==> flow/design.v <==
`timescale 1ns / 1ps
module Filter(
  	input clk,
	input rst,
	input en,
	input [3:0] addr,
	output reg [8:0] out
    );
reg signed [8:0] sobel_val;
always @(*) begin
	case(addr)
		4'd1, 4'd3, 4'd5, 4'd7: sobel_val = -9'sd1;
		4'd4: sobel_val = 9'sd4;
		default: sobel_val = 9'sd0;
	endcase
end
always@(posedge clk) begin
		if(rst) begin
			out <= 0;
		end
		if(en) begin
			out <= sobel_val;
		end
	end
endmodule
`timescale 1ns / 1ps
module convolution(
  	input clk,
	input signed [8:0] in1,  
	input signed [8:0] in2,
	input [8:0] height,
	input [8:0] width,
	input rst,
	input en,
	input clear,
	output reg [20:0] out,
	output reg done
    );
	reg signed [26:0] data;
	reg [9:0] counter;
	always@(posedge clk) begin
		if(rst || clear)
			counter <= 0;
		else if(en) begin
			if(counter < (height*width)) begin
				counter <= counter + 1;
			end
			else begin
				counter <= 1;
			end
		end
	end
	always@(posedge clk) begin
		if(rst || clear) begin
			data <= 0;
			done <= 0;
		end
		else if(en) begin
			if(counter < (height*width)) begin
				data <= data + in1*in2;
				done <= 0;
			end
			else begin
				if(data > 1048575)
					out <= 1048575;
				else if (data < -1048576) 
					out <= -1048576;
				else
					out <= data; 
				data <= in1*in2;
				done <= 1; 
			end
		end
	end
endmodule
`timescale 1ns / 1ps
module maxpool(
   	input signed [20:0] in,
	input clk,
	input rst,
	input en,
	input [3:0] factor,
	output reg done,
	output reg [20:0] out,
	output [20:0] max
    );
	reg signed [20:0] cur_max;
	reg signed [20:0] abs_max;
	reg [7:0] counter;
	wire [7:0] size;
	wire [4:0] addr;
	wire [20:0] tempout;
	assign addr = counter;
	assign size = factor*factor;
	assign tempout = cur_max;
	assign max = abs_max;
	always@(posedge clk) begin
		if(rst) begin
			cur_max <= 21'b100000000000000000000;
			abs_max <= 0;
			counter <= 0;
			done <= 0;
		end
		else begin
		done <= 0;
		if(en) begin
			if(counter < size) begin
				counter <= counter + 1;
				if(in > cur_max) begin
					cur_max <= in;
				end
			end
			else begin
				done <= 1;
				counter <= 1;
				out <= cur_max;
				cur_max <= in;
			end
			if(in > abs_max) begin
				abs_max <= in;
			end
		end
		end
	end
endmodule
`timescale 1ns / 1ps
module address_l1(
  	input clk,
	input rst,
	input en,
	input [8:0] ht_sm,
	input [8:0] ht_lg,
	input [8:0] wt_sm,
	input [8:0] wt_lg,
	input [9:0] count,
	output [17:0] address_lg,
	output reg conv_done
    );
	wire [8:0] addrx, addry;
	reg [8:0] ADDRX, ADDRY;
	reg [8:0] OFFSET_X, OFFSET_Y;
	assign addrx = ADDRX + OFFSET_X;
	assign addry = ADDRY + OFFSET_Y;
	assign address_lg = addrx + addry*wt_lg;
	always@(posedge clk) begin
		if(rst) begin
			ADDRX <= 0;
			ADDRY <= 0;
			OFFSET_X <= 0;
			OFFSET_Y <= 0;
			conv_done <= 0;
		end
		else if(en) begin
			if(ADDRX < (wt_sm-1)) begin
				ADDRX <= ADDRX + 1;
				conv_done <= 0;
			end
			else begin
				ADDRX <= 0;
				if(ADDRY < (ht_sm-1)) begin
					ADDRY <= ADDRY + 1;
				end
				else begin
					ADDRY <= 0;
				end
			end
			if (count==(ht_sm*wt_sm-1)) begin
				if(OFFSET_X < (wt_lg-wt_sm)) begin
					OFFSET_X <= OFFSET_X + 1;
				end
				else begin
					OFFSET_X <= 0;
					if(OFFSET_Y < (ht_lg-ht_sm)) begin
						OFFSET_Y <= OFFSET_Y + 1;
					end
					else begin
						ADDRX <= 0;
						ADDRY <= 0;
						OFFSET_X <= 0;
						OFFSET_Y <= 0;
						conv_done <= 1;
					end
				end
			end
		end
	end
endmodule
`timescale 1ns / 1ps
module address_l2(
	input clk,
	input rst,
	input en,
	input [8:0] ht_sm,
	input [8:0] ht_lg,
	input [8:0] wt_sm,
	input [8:0] wt_lg,
	input [9:0] count1,
	input [8:0] factor,
	output [17:0] address_lg,
	output reg conv_done
    );
	wire [8:0] addrx, addry;
	reg [8:0] ADDRX, ADDRY;
	reg [8:0] OFFSET_X1, OFFSET_Y1, OFFSET_X2, OFFSET_Y2;
	wire [9:0] limit1;
	wire [9:0] limit2;
	assign limit1 = ht_sm*wt_sm-1;
	assign limit2 = factor*factor-1;
	assign addrx = ADDRX + OFFSET_X1 + OFFSET_X2;
	assign addry = ADDRY + OFFSET_Y1 + OFFSET_Y2;
	assign address_lg = addrx + addry*wt_lg;
	reg [9:0] count2;
	always @(posedge clk) begin
		if (rst) begin
			count2 <= 0;
		end
		else if (en) begin
			if(count1 == limit1) begin
				if(count2 < limit2) begin
					count2 <= count2 + 1;
				end
				else 
					count2 <= 0;
			end
		end
	end
	always@(posedge clk) begin
		if(rst) begin
			ADDRX <= 0;
			ADDRY <= 0;
			OFFSET_X1 <= 0;
			OFFSET_Y1 <= 0;
			OFFSET_X2 <= 0;
			OFFSET_Y2 <= 0;
			conv_done <= 0; 
		end
		else if(en) begin
			if(ADDRX < (wt_sm-1)) begin
				ADDRX <= ADDRX + 1;
				conv_done <= 0;
			end
			else begin
				ADDRX <= 0;
				if(ADDRY < (ht_sm-1)) begin
					ADDRY <= ADDRY + 1;
				end
				else begin
					ADDRY <= 0;
				end
			end
			if (count1==limit1) begin
				if(OFFSET_X1 < factor-1) begin
					OFFSET_X1 <= OFFSET_X1 + 1;
				end
				else begin
					OFFSET_X1 <= 0;
					if(OFFSET_Y1 < factor-1) begin
						OFFSET_Y1 <= OFFSET_Y1 + 1;
					end
					else begin
						OFFSET_X1 <= 0;
						OFFSET_Y1 <= 0;
					end
				end
				if (count2==limit2) begin
					if(OFFSET_X2 < (wt_lg-wt_sm-factor*2+1)) begin
						OFFSET_X2 <= OFFSET_X2 + factor;
					end
					else begin
						OFFSET_X2 <= 0;
						if(OFFSET_Y2 < (ht_lg-ht_sm-factor*2+1)) begin
							OFFSET_Y2 <= OFFSET_Y2 + factor;
						end
						else begin
							ADDRX <= 0;
							ADDRY <= 0;
							OFFSET_X1 <= 0;
							OFFSET_Y1 <= 0;
							OFFSET_Y2 <= 0;
							conv_done <= 1;
						end
					end
				end
			end
		end
	end
endmodule
`timescale 1ns / 1ps
module Top_convolution(
 input clk,
	input rst,
	input start,
	input en,
	input [12:0] addr,
	output [20:0] out,
	output [20:0] max_pl,
	output reg done,
	output pat_en,
	output [9:0] pat_addr,
	input [7:0] pat_dout,
	output img_en,
	output [17:0] img_addr,
	input [7:0] img_dout,
	output pc_en,
	output pc_we,
	output [9:0] pc_addr,
	output [10:0] pc_din,
	input [10:0] pc_dout,
	output ic_en,
	output ic_we,
	output [17:0] ic_addr,
	output [10:0] ic_din,
	input [10:0] ic_dout,
	output pl_en,
	output pl_we,
	output [12:0] pl_addr,
	output [20:0] pl_din,
	input [20:0] pl_dout
    );
	assign out = out_pl;
	reg [8:0] HT_SM, WT_SM;
	wire [8:0] ht_sm, wt_sm; 
	reg [8:0] HT_LG, WT_LG;
	wire [8:0] ht_lg, wt_lg;
	assign ht_sm = HT_SM;
	assign wt_sm = WT_SM;
	assign ht_lg = HT_LG;
	assign wt_lg = WT_LG;
	parameter [8:0] height_fil = 10, width_fil = 8, side_lap = 3, height_filpro = 8, width_filpro = 6,
	height_image = 48, width_image = 40, height_impro = 46, width_impro = 38, factor = 5;
	parameter [3:0] idle = 0, setup = 1, conv_p1 = 2, conv_p2 = 3, delay_p1 = 4, delay_p2 = 5, maxpl = 6, read = 15;
	reg [3:0] current_state, next_state;
	wire done_conv, done_maxpl;
	reg en_conv;
	wire en_maxpl;
	reg en_cnt_l1, en_cnt_l2, en_cnt_sm;
	reg clear;
	wire conv_done_l1, conv_done_l2;
	reg [1:0] conv_sel;
	assign en_maxpl = (conv_sel==3)? done_conv:0;
	wire signed [8:0] in1, in2;
	wire [20:0] out_conv;
	assign in1 = (conv_sel==2'b00)? 0: 
					(conv_sel==2'b01)? out_f: 
					(conv_sel==2'b10)? out_i:out_ip[10:2];
	assign in2 = (conv_sel==2'b00)? 0: 
					(conv_sel==2'b11)? out_fp[10:2]: out_lap;
	wire signed [20:0] in_maxpl, out_maxpl;
	assign in_maxpl = out_conv;
	reg [9:0] ADDR_SM;
	wire [17:0] addr_lg_l1;
	wire [17:0] addr_lg_l2;
	reg [17:0] ADDR_OUT;
	wire en_f, en_i, en_fp, en_ip, en_lap, en_pl;
	reg wr_ip, wr_fp, wr_pl;
	wire [9:0] addr_f;
	wire [17:0] addr_i;
	wire [9:0] addr_fp;
	wire [17:0] addr_ip;
	wire [12:0] addr_pl;
	wire [3:0] addr_lap;
	wire [10:0] in_fp, in_ip;
	wire [10:0] out_fp, out_ip;
	wire signed [20:0] in_pl;
	assign in_fp = out_conv[10:0];
	assign in_ip = out_conv[10:0];
	assign in_pl = out_maxpl;
	wire signed [8:0] out_lap;
	wire signed [7:0] out_i, out_f;	
	wire signed [20:0] out_pl;
	assign en_lap = (conv_sel==3||conv_sel==0)? 0:1;
	assign en_f = (conv_sel==1)? 1:0;
	assign en_i = (conv_sel==2)? 1:0;
	assign en_fp = (conv_sel==0)? 0:
						(conv_sel==1)? done_conv:
						(conv_sel==3)? 1:0;
	assign en_ip = (conv_sel==0)? 0:
						(conv_sel==2)? done_conv:
						(conv_sel==3)? 1:0;
	assign en_pl = (done)? en:done_maxpl;
	assign addr_f = (conv_sel==1)? addr_lg_l1:0;
	assign addr_i = (conv_sel==2)? addr_lg_l1:0;
	assign addr_lap = (conv_sel==0||conv_sel==3)? 0:ADDR_SM;
	assign addr_ip = (conv_sel==0)? 0: 
						  (conv_sel==3)? addr_lg_l2:ADDR_OUT; 
	assign addr_fp = (conv_sel==0)? 0: 
						  (conv_sel==1)? ADDR_OUT[9:0]:ADDR_SM;
	assign addr_pl = (done)? addr:ADDR_OUT[12:0];
	Filter Sobel (
    .clk(clk), 
    .rst(rst), 
    .en(en_lap), 
    .addr(addr_lap),  
    .out(out_lap)
    );
	assign pat_en = en_f;
	assign pat_addr = addr_f;
	assign out_f = pat_dout;
	assign img_en = en_i;
	assign img_addr = addr_i;
	assign out_i = img_dout;
	assign pc_en = en_fp;
	assign pc_we = wr_fp;
	assign pc_addr = addr_fp;
	assign pc_din = in_fp;
	assign out_fp = pc_dout;
	assign ic_en = en_ip;
	assign ic_we = wr_ip;
	assign ic_addr = addr_ip;
	assign ic_din = in_ip;
	assign out_ip = ic_dout;
	assign pl_en = en_pl;
	assign pl_we = wr_pl;
	assign pl_addr = addr_pl;
	assign pl_din = in_pl;
	assign out_pl = pl_dout;
	wire out_trig;
	assign out_trig = (conv_sel==2'b11)? done_maxpl:done_conv;
	always@(posedge clk) begin
		if(rst || clear) begin
			ADDR_OUT <= 0;
		end
		else if(out_trig) begin
			ADDR_OUT <= ADDR_OUT + 1;
		end	
	end
	address_l1 addr_l1 (
    .clk(clk), 
    .rst(rst||clear), 
    .en(en_cnt_l1), 
    .ht_sm(ht_sm), 
    .ht_lg(ht_lg), 
    .wt_sm(wt_sm), 
    .wt_lg(wt_lg), 
    .count(ADDR_SM), 
    .address_lg(addr_lg_l1), 
    .conv_done(conv_done_l1)
    );
	address_l2 addr_l2 (
    .clk(clk), 
    .rst(rst||clear), 
    .en(en_cnt_l2), 
    .ht_sm(ht_sm), 
    .ht_lg(ht_lg), 
    .wt_sm(wt_sm), 
    .wt_lg(wt_lg), 
	 .count1(ADDR_SM),
    .factor(factor), 
    .address_lg(addr_lg_l2), 
    .conv_done(conv_done_l2)
    );
	always@(posedge clk) begin
		if(rst||clear) begin
			ADDR_SM <= 0;
		end
		else if(en_cnt_l1||en_cnt_l2) begin
			if(ADDR_SM < (ht_sm*wt_sm-1)) begin
				ADDR_SM <= ADDR_SM + 1;
			end
			else begin
				ADDR_SM <= 0;
			end	
		end
	end
	convolution convolution (
	 .clk(clk),
    .in1(in1), 
    .in2(in2), 
    .height(ht_sm), 
    .width(wt_sm), 
    .rst(rst), 
    .en(en_conv), 
	 .clear(clear),
    .out(out_conv), 
    .done(done_conv)
    );
	maxpool maxpool (
    .in(in_maxpl), 
    .clk(clk), 
    .rst(rst), 
    .en(en_maxpl), 
    .factor(factor), 
    .done(done_maxpl), 
    .out(out_maxpl),
	 .max(max_pl)
    );
	always @(posedge clk) begin 
		if (rst) begin
			HT_SM <= 0;
			WT_SM <= 0;
			HT_LG <= 0;
			WT_SM <= 0;
			en_conv <= 0;
			en_cnt_l1 <= 0;
			en_cnt_l2 <= 0;
			wr_ip <= 0;
			wr_fp <= 0;
			wr_pl <= 0;
			clear <= 0;
			conv_sel <= 2'b00;
			done <= 0;
			current_state <= idle;
		end
		else
		case(current_state)
			idle: begin
				if(start)
					current_state <= setup;
				else
					current_state <= idle;
			end
			setup: begin
				case(conv_sel) 
					0: begin
						HT_SM <= side_lap;
						WT_SM <= side_lap;
						HT_LG <= height_fil;
						WT_LG <= width_fil;
						en_cnt_l1 <= 1;
						wr_fp <= 1;
						conv_sel <= 2'b01;
					end
					1: begin
						HT_SM <= side_lap;
						WT_SM <= side_lap;
						HT_LG <= height_image;
						WT_LG <= width_image;
						en_cnt_l1 <= 1;
						wr_ip <= 1;
						conv_sel <= 2'b10;
					end
					2: begin
						HT_SM <= height_filpro;
						WT_SM <= width_filpro;
						HT_LG <= height_impro;
						WT_LG <= width_impro;
						en_cnt_l2 <= 1;
						wr_pl <= 1;
						conv_sel <= 2'b11;
					end
				endcase
				current_state <= conv_p1;
			end
			conv_p1: begin
				en_conv <= 1;
				if(conv_done_l1) begin
					en_cnt_l1 <= 0;
					current_state <= conv_p2;
				end
				else if(conv_sel != 3)
					current_state <= conv_p1;
				else
					current_state <= maxpl;
			end
			conv_p2: begin
				en_conv <= 0;
				current_state <= delay_p1;
			end
			maxpl: begin
				if(conv_done_l2) begin
					en_cnt_l2 <= 0;
					current_state <= delay_p1;
				end
				else
					current_state <= maxpl;
			end
			delay_p1: begin
				if(conv_sel==3) begin
					if(done_maxpl) begin
						clear <= 1;
						wr_pl <= 0;
						current_state <= delay_p2;
					end
					else 
						current_state <= delay_p1;
				end
				else begin
					clear <= 1;
					wr_fp <= 0;
					wr_ip <= 0;
					current_state <= delay_p2;
				end
			end
			delay_p2: begin
				clear <= 0;
				if (conv_sel != 3) 
					current_state <= setup;
				else begin
					current_state <= read;
					conv_sel <= 2'b00;
				end
			end
			read: begin
				conv_sel <= 2'b00;
				done <= 1;
			end
		endcase
	end
endmodule
Tool chain data of Top_convolution
The steps from the RTL of Top_convolution to its reports follow in flow order. Line numbers count from 1 in the design file above. Operators carry their Yosys type and port widths (W data, S select, Z words). Library cell names are shortened. Not given: --

Top module: Top_convolution. Clock port: clk. Library: sky130hd. Library corner: tt_025C_1v80.

Word-level counts
Counts by Yosys on the flattened word-level netlist (proc, flatten, opt, wreduce; memories kept). Register bits leave out memories and registers merged into their read ports (data or address). Print and check cells are left out.

Register bits: 320. Input port bits: 76. Output and inout port bits: 163.

Add/subtract/negate cells: 35. The figure for $mul is 5. The entry for magnitude comparators reads 18. The entry for eq/ne operators reads 32. For muxes and demuxes the number is 112. The figure for bitwise logic cells is 7. For reduce/logical cells the number is 37.

Operators with widths (number): $mul A9 B9 Y18 (4); $mux W9 (40); $lt A9 B32 Y1 (6); $mul A9 B9 Y10 (1); $add A9 B1 Y9 const B (8); $add A32 B1 Y32 const B (2); $sub A32 B4 Y32 const B (2); $mux W21 (3); $mux W10 (6); $add A9 B9 Y9 (6); $pmux W9 S3 (2); $pmux W9 S2 (3); $mux W18 (3); $gt A21 B21 Y1 (2); $add A9 B18 Y18 (2); $mux W1 (36); $lt A10 B32 Y1 (1); $eq A10 B32 Y1 (1); $sub A32 B1 Y32 const B (1); $add A10 B1 Y10 const B (3); $reduce_and A3 Y1 (10); $pmux W4 S7 (1); $gt A27 B21 Y1 const B (1); $lt A27 B21 Y1 const B (1); $add A27 B27 Y27 (1); $mux W27 (1); $eq A4 B3 Y1 const B (6); $sub A9 B1 Y10 const B (2).

Other operator kinds: 39; their cells: 91.

Depth
Yosys ltp: most cells in a row. Word level: on the elaborated netlist, between registers, memories and ports. Mapped: between sequential cells and ports; inverters and the memories' decode and read muxes count.

The entry for depth in word-level cells reads 8. ABC_AREA: 0. For mapped depth the number is 33. The figure for gate-level depth less buffers is 32.

After synthesis
Source: synth_stat.txt of the flow (Yosys; design flattened, memories mapped). It holds for the ABC_AREA given above (unset counts as 0); a run with the other value may have another netlist.

Cell types: dfxtp_1 (number 246, total area 4.92E+03 um^2); ha_1 (number 376, total area 4.7E+03 um^2); fa_1 (number 131, total area 2.62E+03 um^2); edfxtp_1 (number 47, total area 1.41E+03 um^2); inv_1 (number 295, total area 1.11E+03 um^2); nor2_1 (number 258, total area 968.429 um^2); xnor2_1 (number 108, total area 945.907 um^2); a21oi_1 (number 187, total area 935.898 um^2); mux2i_1 (number 83, total area 830.797 um^2); nand2_1 (number 206, total area 773.242 um^2); nand2b_1 (number 93, total area 581.808 um^2); and2_1 (number 87, total area 544.272 um^2); a21o_1 (number 70, total area 525.504 um^2); xor2_1 (number 60, total area 525.504 um^2); o21ai_0 (number 89, total area 445.427 um^2); buf_4 (number 45, total area 337.824 um^2); clkbuf_1 (number 81, total area 304.042 um^2); nand3_1 (number 59, total area 295.283 um^2).

Not listed: further types 76, cells in them 543.

Under cells in the netlist stands 3064. Under cell area after synthesis stands 0.0267657 mm^2. For flip-flop cells the number is 293. The figure for buffers is 152.

By module: a second synthesis without flattening, with its own total; a netlist apart from the flattened one above.

The figure for cells (unflattened synthesis) is 4930. For area (unflattened synthesis) the number is 0.0413221 mm^2.

Rows give one instance, submodules left out.

Modules: address_l2 (times used 1, cells 1598, area 0.0134942 mm^2); address_l1 (times used 1, cells 1271, area 0.0104525 mm^2); convolution (times used 1, cells 936, area 0.0082992 mm^2); maxpool (times used 1, cells 562, area 0.0047158 mm^2); Top_convolution (times used 1, cells 548, area 0.0041978 mm^2); Filter (times used 1, cells 15, area 0.0001627 mm^2).

Worst setup path after synthesis
Source: OpenSTA report_checks on the synthesized netlist (no wires, ideal clock, input and output delay 20% of the period each), path of least setup slack; recovery checks are left aside. Register names are those of the netlist, which keeps one name where synthesis merged equal registers.

Kind: in2reg. Start: in pc_dout[10]. End: reg convolution.data[26]. Under period stands 11.0 ns. Under external input delay stands 2.200 ns. Time at the first pin: 2.200 ns. Arrival time: 9.540 ns. The entry for required time reads 10.929 ns. Under slack stands 1.389 ns. For delay of the path the number is 7.411 ns. Under stages on the path stands 28. The entry for path buffers reads 1. The entry for synthesis period reached reads 9.611 ns.

"delay of the path" = arrival - input delay + setup time. "stages on the path" counts driving pins, that of a launching flip-flop among them; a cell with two outputs on the path counts twice. "synthesis period reached" is the clock period less the worst setup slack; recovery checks do not enter. This is arithmetic on one report: input and output delays are still those of the set period (20% each). The rows between start and end are the longest chain of elaborated cells between them; the timing report does not say that the signal goes this way. Where chains are equally long, one stands for them. A line is the first line of the expression or statement that the cell stems from. Yosys adds cells for indexed reads and writes and turns some case tables into memories. At most two assigning lines are given for a register; there are more.

Cells stage by stage: a21oi_1 -> or2_2 -> clkbuf_1 -> nand2b_1 -> fa_1 -> fa_1 -> inv_1 -> fa_1 -> fa_1 -> inv_1 -> fa_1 -> inv_1 -> ha_1 -> a21oi_1 -> o211ai_1 -> a311oi_2 -> nor2_1 -> xnor2_1 -> ha_1 -> a21oi_1 -> nand3_1 -> a2bb2oi_1 -> o211ai_1 -> a211o_1 -> o31a_1 -> or4b_1 -> o41a_1 -> nand3_1. Under length of the longest elaborated chain stands 5.

RTL lines, path post-synthesis: from (decl) (RTL line 308) `input [10:0] pc_dout,`; $mux W9 (RTL line 347) `(conv_sel==2'b11)? out_fp[10:2]: out_lap;`; $mux W9 (RTL line 346) `assign in2 = (conv_sel==2'b00)? 0:`; $mul A9 B9 Y18 (RTL line 60) `data <= data + in1*in2;`; $add A27 B27 Y27 (RTL line 60); $mux W27 (RTL line 59) `if(counter < (height*width)) begin`; to (assign) (RTL line 60); to (assign) (RTL line 70) `data <= in1*in2;`; to (decl) (RTL line 39) `reg signed [26:0] data;`.

Path in the finished layout
Path of least setup slack in the final report of job 1 (OpenROAD, finished layout, wires in). Where an end is a register, its clock arrival counts in the times.

Kind: reg2out. Start: reg addr_l2.OFFSET_Y2[1]. End: out ic_addr[14]. Under period stands 10.0 ns. Time at the first pin: 0.55 ns. Arrival time: 7.58 ns. The entry for required time reads 8.00 ns. Under slack stands 0.42 ns. Under stages on the path stands 26. The entry for path buffers reads 1.

The rows between start and end are the longest chain of elaborated cells between them; the timing report does not say that the signal goes this way. Where chains are equally long, one stands for them. At most two assigning lines are given for a register; there are more.

Cells stage by stage: dfxtp_1 -> fa_1 -> ha_1 -> fa_1 -> a21oi_1 -> nor2_1 -> nor2_1 -> xnor2_1 -> and2_1 -> ha_1 -> fa_1 -> ha_1 -> inv_1 -> fa_1 -> inv_1 -> fa_1 -> ha_1 -> inv_1 -> o21bai_1 -> a21oi_1 -> o21bai_1 -> a211oi_1 -> o21ai_0 -> nor3b_1 -> a211oi_1 -> clkdlybuf4s50_1. Under length of the longest elaborated chain stands 5.

RTL lines, path after layout: from (decl) (RTL line 204) `reg [8:0] OFFSET_X1, OFFSET_Y1, OFFSET_X2, OFFSET_Y2;`; from (assign) (RTL line 234) `OFFSET_Y2 <= 0;`; from (assign) (RTL line 272) `OFFSET_Y2 <= OFFSET_Y2 + factor;`; $add A9 B9 Y9 (RTL line 210) `assign addry = ADDRY + OFFSET_Y1 + OFFSET_Y2;`; $mul A9 B9 Y18 (RTL line 211) `assign address_lg = addrx + addry*wt_lg;`; $add A9 B18 Y18 (RTL line 211); $mux W18 (RTL line 385) `(conv_sel==3)? addr_lg_l2:ADDR_OUT;`; $mux W18 (RTL line 384) `assign addr_ip = (conv_sel==0)? 0:`; to (decl) (RTL line 311) `output [17:0] ic_addr,`.

Settings and measured results of 2 stored flow runs for module Top_convolution (sky130hd), not sorted in any way. The constraints put input and output delay at 20% of the set period each and load the outputs with 0.01 pF.

Files of job 1:
==> flow/run.sh <==
#!/bin/bash
# the make line also repeats the synthesis and layout settings of config.mk as NAME=value (left out here)
make -C /OpenROAD-flow-scripts/flow DESIGN_CONFIG=/design/flow/config.mk WORK_HOME=/design/flow/orfs CLKGATE_MAP_FILE= finish
==> flow/config.mk <==
export PLATFORM = sky130hd
export DESIGN_NAME = Top_convolution
export DESIGN_NICKNAME = Top_convolution
export VERILOG_FILES = /design/flow/design.v
export SDC_FILE = /design/flow/constraint.sdc
export NUM_CORES = 4
export LEC_CHECK = 0
export CAP_MARGIN = 20
export CORE_MARGIN = 2
export CORE_UTILIZATION = 40
export SLEW_MARGIN = 20
==> flow/constraint.sdc <==
create_clock -name core_clock -period 10.0 [get_ports {clk}]
set_input_delay 2.0000 -clock core_clock [delete_from_list [all_inputs] [get_ports {clk}]]
set_output_delay 2.0000 -clock core_clock [all_outputs]
set_load 0.01 [all_outputs]

Results of job 1. The worst setup slack after layout stands at 0.422 ns. For the synthesized cell area the run shows 0.0267657 mm^2. The area of the die is 0.0689982 mm^2. The worst hold slack in the final report comes to 0.446 ns. The standard-cell area after routing reads 0.0304905 mm^2.

Files of job 2:
==> flow/run.sh <==
#!/bin/bash
# the make line also repeats the synthesis and layout settings of config.mk as NAME=value (left out here)
make -C /OpenROAD-flow-scripts/flow DESIGN_CONFIG=/design/flow/config.mk WORK_HOME=/design/flow/orfs CLKGATE_MAP_FILE= finish
==> flow/config.mk <==
export PLATFORM = sky130hd
export DESIGN_NAME = Top_convolution
export DESIGN_NICKNAME = Top_convolution
export VERILOG_FILES = /design/flow/design.v
export SDC_FILE = /design/flow/constraint.sdc
export NUM_CORES = 4
export LEC_CHECK = 0
export ABC_AREA = 1
export CAP_MARGIN = 25
export CELL_PAD_IN_SITES_GLOBAL_PLACEMENT = 2
export CORE_ASPECT_RATIO = 1.34
export CORE_MARGIN = 2
export CORE_UTILIZATION = 40
export CTS_CLUSTER_DIAMETER = 79
export CTS_CLUSTER_SIZE = 83
export MAX_ROUTING_LAYER = met4
export MIN_ROUTING_LAYER = met2
export PLACE_DENSITY = 0.65
export SETUP_SLACK_MARGIN = 1.07
export SLEW_MARGIN = 40
==> flow/constraint.sdc <==
create_clock -name core_clock -period 5.75 [get_ports {clk}]
set_input_delay 1.1500 -clock core_clock [delete_from_list [all_inputs] [get_ports {clk}]]
set_output_delay 1.1500 -clock core_clock [all_outputs]
set_load 0.01 [all_outputs]

Results of job 2. The area of the die is 0.0713719 mm^2. The worst setup slack after layout stands at -1.867 ns. For the synthesized cell area the run shows 0.0276916 mm^2. The worst hold slack in the final report comes to 0.448 ns. The standard-cell area after routing reads 0.0387772 mm^2.
